==> flow/design.v <==
`timescale 1ns / 1ps
module cordic_sin_cos
(
    input clk,
    input reset_n,
    input i_call,
    input [31:0] i_data,
    output o_done,
    output [31:0] o_cos,
    output [31:0] o_sin
);
cordic_sin_cos_core u_sin_cos (
    .clk     ( clk ),
    .reset_n ( reset_n ),
    .i_call  ( i_call ),
    .i_data  ( i_data ),
    .o_done  ( o_done ),
    .o_cos   ( o_cos ),
    .o_sin   ( o_sin )
);
endmodule
module cordic_sin_cos_core(
    clk,
    reset_n,
    i_call,
    i_data,
    o_done,
    o_cos,
    o_sin
);
     input clk;
     input reset_n;
	 input i_call; 
	 input signed [31:0] i_data;
	 output o_done;
	 output signed [31:0] o_cos;
	 output signed [31:0] o_sin;	 
	 function [31:0] atan;
	    input [3:0] idx;
	    case( idx )
	       4'd0: atan = 32'd2949120;  4'd1: atan = 32'd1740992;  4'd2: atan = 32'd919872;  4'd3: atan = 32'd466944;
	       4'd4: atan = 32'd234368;   4'd5: atan = 32'd117312;   4'd6: atan = 32'd58688;   4'd7: atan = 32'd29312;
	       4'd8: atan = 32'd14656;    4'd9: atan = 32'd7360;     4'd10: atan = 32'd3648;   4'd11: atan = 32'd1856;
	       4'd12: atan = 32'd896;     4'd13: atan = 32'd448;     4'd14: atan = 32'd256;    default: atan = 32'd128;
	    endcase
	 endfunction
	 reg signed [31:0]x,y,tx,ty,deg,rcos,rsin;
	 reg [7:0]i,seg;
	 reg isdone,isnegcos,isnegsin,isswap;
	 always @ ( posedge clk or negedge reset_n )
	 if( !reset_n )
	 begin
	    { x,y,deg,rcos,rsin } <= { 32'd0,32'd0,32'd0,32'd0,32'd0};
		i <= 8'd0;
		{ isdone,isnegcos,isnegsin,isswap } <= { 1'b0,1'b0,1'b0,1'b0 };
	 end
	 else if( i_call )
	 case( i )       
  	    0:
		begin
		   seg = i_data / 90;
		   if( seg == 0 ) 
		   begin 
		   	  deg <= i_data; 
		   	  isnegcos <= 0; 
		   	  isnegsin <= 0; 
		   	  isswap <= 0; 
		   end
		   else if( seg == 1 ) 
		   begin 
		   	  deg <= i_data - 90; 
		   	  isnegcos <= 1; 
		   	  isnegsin <= 0; 
		   	  isswap <= 1; 
		   end
		   else if( seg == 2 ) 
		   begin 
		   	  deg <= i_data - 180; 
		   	  isnegcos <= 1; 
		   	  isnegsin <= 1; 
		   	  isswap <= 0; 
		   end
		   else if( seg == 3 ) 
		   begin 
		   	  deg <= i_data - 270; 
		   	  isnegcos <= 0; 
		   	  isnegsin <= 1; 
		   	  isswap <= 1;  
		   end 
		   i <= i + 1'b1;
	    end		 
		1:
		begin 
		   x <= 32'd39797; 
		   y <= 32'd0; 
		   deg <= deg << 16; 
		   i <= i + 1'b1; 
		end					 
		2,3,4,5,6,7,8,9,10,11,12,13,14,15,16,17:
		if( deg > 0 )
		begin
		   ty = y >>> i-2;
		   tx = x >>> i-2;
		   x <= x - ty;
		   y <= y + tx;
		   deg <= deg - atan(i-2);
		   i <= i + 1'b1;
		end
		else
		begin
		   ty = y >>> i-2;
		   tx = x >>> i-2;
		   x <= x + ty ;
		   y <= y - tx ;
		   deg <= deg + atan(i-2);
		   i <= i + 1'b1;
		end
		18:
		begin 
		   {rcos,rsin} <= isswap ? { y,x } : { x,y }; 
		   i <= i + 1'b1; 
		end			
		19:
		begin 
		   isdone <= 1'b1; 
		   i <= i + 1'b1; 
		end		
		20:
		begin 
		   isdone <= 1'b0; 
		   i <= 8'd0; 
		end		   
	 endcase
	 assign o_done = isdone;
	 assign o_cos = isnegcos ? -(rcos) : rcos;
	 assign o_sin = isnegsin ? -(rsin) : rsin;
endmodule
## From RTL to reports: cordic_sin_cos

What the tools print for cordic_sin_cos, step after step.
Lines are those of the file above, counted from 1.
Operators carry their Yosys type and port widths (W data, S select, Z words).
Cell names lack the library's common part.
A cell with -- has no value.

| set-up | value |
|---|---|
| top | cordic_sin_cos |
| clock input | clk |
| library | sky130hd |
| library corner | tt_025C_1v80 |

## Elaborated design

Source: Yosys, flattened and elaborated, memories not mapped. Widths are those after wreduce. Registers that Yosys merges into a memory's read port (data or address) are not register bits. Print and check cells do not count.
Yosys's memory passes give these memory sizes; they may raise the number of words (mostly to a power of two), join words into wider ones and drop unused or constant bits.

| bit counts | value |
|---|---|
| bits in read-only memories | 512 |
| memories kept | 2 |
| bits of input ports | 35 |
| register bits | 172 |
| RAM bits | 0 |
| bits in latches | 0 |
| clocked read ports x word width | 0 |

| cells by class | value |
|---|---|
| div/mod/pow operators | 1 |
| magnitude comparators | 1 |
| shifts and indexed selects | 2 |
| multiply operators | 0 |
| mux-type cells | 32 |
| eq/ne operators | 24 |
| add/sub/neg operators | 13 |
| reductions and logical operators | 15 |
| bitwise operators | 0 |

Memories:

| name | depth | bits a word | rd ports | wr ports | RTL line | source |
|---|---|---|---|---|---|---|
| (no name shown) | 16 | 16 | 1 | 0 | 40 | `case( idx )` |
| (no name shown) | 16 | 16 | 1 | 0 | 40 |  |

Operators with widths:

| kind | number |
|---|---|
| $mux W32 | 15 |
| $div A32 B8 Y32 const B | 1 |
| $pmux W32 S2 | 2 |
| $add A32 B32 Y32 | 3 |
| $sub A32 B32 Y32 | 3 |
| $pmux W32 S3 | 1 |
| $sshr A32 B32 Y32 | 2 |
| $neg A32 Y32 | 2 |
| $eq A8 B4 Y1 const B | 8 |
| $mux W64 | 1 |
| $eq A8 B5 Y1 const B | 5 |
| $gt A32 B1 Y1 const B | 1 |
| $sub A32 B10 Y32 const B | 1 |
| $sub A32 B8 Y32 const B | 1 |
| $sub A32 B9 Y32 const B | 1 |
| $eq A8 B2 Y1 const B | 4 |
| $eq A8 B3 Y1 const B | 4 |
| $reduce_or A20 Y1 | 1 |
| $reduce_or A16 Y1 | 1 |
| $eq A8 B1 Y1 const B | 2 |
| $logic_not A8 Y1 | 2 |
| $pmux W8 S2 | 1 |
| $mux W1 | 11 |
| $sub A8 B2 Y9 const B | 1 |
| $reduce_and A2 Y1 | 4 |
| $add A8 B1 Y8 const B | 1 |
| $reduce_bool A2 Y1 | 3 |
| $reduce_and A3 Y1 | 2 |

Not listed: further kinds 4, cells in them 4.

## Depth

Yosys ltp: most cells in a row. Word level: on the elaborated netlist, between registers, memories and ports. Mapped: between sequential cells and ports; inverters and the memories' decode and read muxes count.

| depth | value |
|---|---|
| depth in word-level cells | 7 |
| ABC_AREA | 0 |
| depth in mapped cells | 101 |
| depth with buffers taken out | 80 |

## Netlist

Yosys stat after the flow's synthesis: flattened, memories mapped to cells. It holds for the ABC_AREA given above (unset counts as 0); a run with the other value may have another netlist.
The area totals of this step are shown rounded.

Cells by type:

| cell | number | area in all (µm²) |
|---|---|---|
| dfrtp_1 | 172 | 4.3E+03 |
| xnor2_1 | 255 | 2.23E+03 |
| o21ai_0 | 363 | 1.82E+03 |
| nand2_1 | 451 | 1.69E+03 |
| a21oi_1 | 288 | 1.44E+03 |
| mux2i_1 | 142 | 1.42E+03 |
| ha_1 | 110 | 1376.32 |
| nor2_1 | 359 | 1.35E+03 |
| xor2_1 | 86 | 753.222 |
| a21o_1 | 96 | 720.691 |
| clkbuf_1 | 174 | 653.126 |
| nand3_1 | 87 | 435.418 |
| nor3_1 | 86 | 430.413 |
| o211ai_1 | 55 | 412.896 |
| o31ai_1 | 48 | 360.346 |
| mux2_2 | 30 | 337.824 |
| inv_1 | 82 | 307.795 |
| a211oi_1 | 39 | 292.781 |

Other cell types: 126; their cells: 981.

| synthesis totals | value |
|---|---|
| buffers | 235 |
| flip-flops | 172 |
| cells in the netlist | 3904 |
| synthesis area | 28000 µm² |

By module: a second synthesis without flattening, with its own total; a netlist apart from the flattened one above.

| second synthesis, totals | value |
|---|---|
| cell total of the unflattened synthesis | 3875 |
| area total of the unflattened synthesis | 29000 µm² |

Each row is one instance without its submodules.

By module:

| module | cells | times used | area (µm²) |
|---|---|---|---|
| cordic_sin_cos_core | 3875 | 1 | 29000 |
| cordic_sin_cos | 0 | 1 | 0.0 |

## Timing after synthesis

Path of least setup slack by OpenSTA after synthesis, without wires, with an ideal clock, recovery checks aside; 20% of the period is set as input and as output delay. Where synthesis merged equal registers, the netlist keeps one of their names.

| timing path post-synthesis | value |
|---|---|
| path type | in2reg |
| start point | in i_data[3] |
| end point | reg u_sin_cos.deg[14] |
| input delay | 6.000 ns |
| data arrival time | 26.511 ns |
| period | 30.0 ns |
| launch time at the first pin | 6.000 ns |
| stages | 93 |
| required time | 29.873 ns |
| setup time | 0.127 ns |
| delay of the path | 20.638 ns |
| slack | 3.362 ns |
| synthesis period reached | 26.638 ns |

"delay of the path" = arrival - input delay + setup time.
"stages": output pins that drive a net of the path, with the launching flip-flop's if there is one; two outputs of one cell count as two.
"synthesis period reached" = period - worst setup slack (recovery checks aside). The figure is calculated, with input and output delays left at 20% of the set period.
Between the ends stands the longest chain of elaborated cells between them, by number of cells; it is not shown to be the way that was timed. Of several equally long chains one is given.
A line is the first line of the expression or statement that the cell stems from. Yosys adds cells for indexed reads and writes and turns some case tables into memories.
A register here has more assigning lines than the two given.

| on the way, post-synthesis | value |
|---|---|
| cells stage by stage | buf_2 inv_1 ha_1 and4bb_1 nand3_2 o32a_1 and2_1 buf_2 or4_1 a21boi_2 or2_1 buf_4 nor2_2 o311ai_4 mux2_1 o21a_1 or4_4 nand2_1 (+57 left out) clkbuf_1 o211ai_1 o211ai_4 a21oi_1 clkbuf_1 clkbuf_1 ha_1 nand2_1 nand2b_1 a21oi_1 a311o_1 nor2_1 a211oi_4 a31o_1 a2111o_1 xnor2_1 a221oi_1 nor2_1 |
| cells in the longest elaborated chain | 7 |

Ends and longest elaborated chain, post-synthesis:

| element | RTL line | source |
|---|---|---|
| from (decl) | 7 | `input [31:0] i_data,` |
| $div A32 B8 Y32 | 61 | `seg = i_data / 90;` |
| $eq A8 B2 Y1 | 83 | `else if( seg == 3 )` |
| $mux W32 | 83 |  |
| $mux W32 | 76 | `else if( seg == 2 )` |
| $mux W32 | 69 | `else if( seg == 1 )` |
| $mux W32 | 62 | `if( seg == 0 )` |
| $pmux W32 S3 | 58 | `case( i )` |
| to (assign) | 64 | `deg <= i_data;` |
| to (assign) | 71 | `deg <= i_data - 90;` |
| to (decl) | 47 | `reg signed [31:0]x,y,tx,ty,deg,rcos,rsin;` |

## Timing after layout

From the final timing report of run 1: the path of least setup slack in the routed layout; clock arrival at registers is part of the times.

| timing path after layout | value |
|---|---|
| path type | in2reg |
| start point | in i_data[3] |
| end point | reg u_sin_cos.deg[17] |
| data arrival time | 28.62 ns |
| stages | 84 |
| slack | 0.83 ns |
| launch time at the first pin | 5.82 ns |
| setup time | 0.12 ns |
| period | 29.1 ns |
| required time | 29.44 ns |
| input delay | 5.82 ns |

Between the ends stands the longest chain of elaborated cells between them, by number of cells; it is not shown to be the way that was timed. Of several equally long chains one is given.
A register here has more assigning lines than the two given.

| on the way, after layout | value |
|---|---|
| cells stage by stage | clkdlybuf4s50_1 buf_4 inv_1 ha_1 and4bb_4 nand3_4 o32a_1 and3_1 a2111oi_2 o22ai_1 and3_1 a311oi_1 a21oi_1 nor3_2 xnor2_2 buf_4 nor4_2 nor2_1 (+48 left out) xnor2_2 o311ai_1 o221ai_2 a21o_1 o211ai_1 o211ai_4 a21oi_2 ha_1 nand2_1 nor4b_1 a311o_1 nor2_2 a211oi_4 nand2_2 o221ai_2 nor2_1 xnor2_1 o22ai_1 |
| cells in the longest elaborated chain | 7 |

Ends and longest elaborated chain, after layout:

| element | RTL line | source |
|---|---|---|
| from (decl) | 7 | `input [31:0] i_data,` |
| $div A32 B8 Y32 | 61 | `seg = i_data / 90;` |
| $eq A8 B2 Y1 | 83 | `else if( seg == 3 )` |
| $mux W32 | 83 |  |
| $mux W32 | 76 | `else if( seg == 2 )` |
| $mux W32 | 69 | `else if( seg == 1 )` |
| $mux W32 | 62 | `if( seg == 0 )` |
| $pmux W32 S3 | 58 | `case( i )` |
| to (assign) | 64 | `deg <= i_data;` |
| to (assign) | 71 | `deg <= i_data - 90;` |
| to (decl) | 47 | `reg signed [31:0]x,y,tx,ty,deg,rcos,rsin;` |

Measured data: module cordic_sin_cos, platform sky130hd, 6 stored runs of the flow under differing settings, order arbitrary. Input and output delays are each 20% of the period that was set; the output load is 0.01 pF.
"achieved clock period": clock period set for the run, less the worst setup slack. It is reckoned from that one timing run; input and output delays stay at 20% of the period that was set.
By "worst path time" is meant the share of the clock period that the worst setup path is allowed (20% is reserved at inputs, 20% at outputs), minus its slack. Clock arrival times at its registers enter into it.
The measured numbers are rounded.
Settings: . = not set for that run.

| name | run 1 | run 2 | run 3 | run 4 | run 5 | run 6 |
|---|---|---|---|---|---|---|
| CORE_UTILIZATION | 71 | 40 | 33 | 40 | 17 | 40 |
| period_ns | 29.1 | 30.0 | 30.6 | 30.0 | 43.0 | 30.0 |
| CAP_MARGIN | 20 | 20 | 15 | 20 | 35 | 20 |
| CORE_MARGIN | 2 | 2 | 2 | 10 | 9 | 10 |
| SLEW_MARGIN | 20 | 20 | 20 | 35 | 40 | 35 |
| CELL_PAD_IN_SITES_DETAIL_PLACEMENT | . | . | 2 | . | 2 | . |
| CORE_ASPECT_RATIO | . | . | 1.24 | . | 0.68 | . |
| CELL_PAD_IN_SITES_GLOBAL_PLACEMENT | . | . | . | 3 | . | . |
| CTS_CLUSTER_DIAMETER | . | . | . | 346 | 278 | . |
| GPL_TIMING_DRIVEN | . | . | . | 0 | 1 | 0 |
| MAX_ROUTING_LAYER | . | . | . | met4 | met4 | . |
| ABC_AREA | . | . | . | . | 0 | . |
| CTS_CLUSTER_SIZE | . | . | . | . | 88 | . |
| GPL_ROUTABILITY_DRIVEN | . | . | . | . | 0 | . |
| HOLD_SLACK_MARGIN | . | . | . | . | -0.08 | . |
| PLACE_DENSITY_LB_ADDON | . | . | . | . | 0.11 | . |
| SETUP_SLACK_MARGIN | . | . | . | . | 5.0 | . |
| TNS_END_PERCENT | . | . | . | . | 45 | . |
| Yosys chip area after synthesis (µm²) | 28000 | 28000 | 28000 | 28000 | 28000 | 28000 |
| die footprint (µm²) | 42000 | 73000 | 88000 | 82000 | 180000 | 82000 |
| standard-cell area after layout (µm²) | 31000 | 31000 | 32000 | 33000 | 32000 | 32000 |
| final design utilization | 0.79 | 0.45 | 0.38 | 0.46 | 0.2 | 0.46 |
| worst setup slack after layout (ns) | 0.83 | 1.4 | -1.7 | 0.78 | 8.2 | 0.93 |
| worst hold slack in the final report (ns) | 0.47 | 0.48 | 0.49 | 0.53 | 0.48 | 0.52 |
| achieved clock period (ns) | 28.273 | 28.555 | 32.267 | 29.216 | 34.834 | 29.070 |
| worst path time (ns) | 22.45 | 22.56 | 26.15 | 23.22 | 26.23 | 23.07 |
| critical path type | in2reg | in2reg | in2reg | in2reg | in2reg | in2reg |
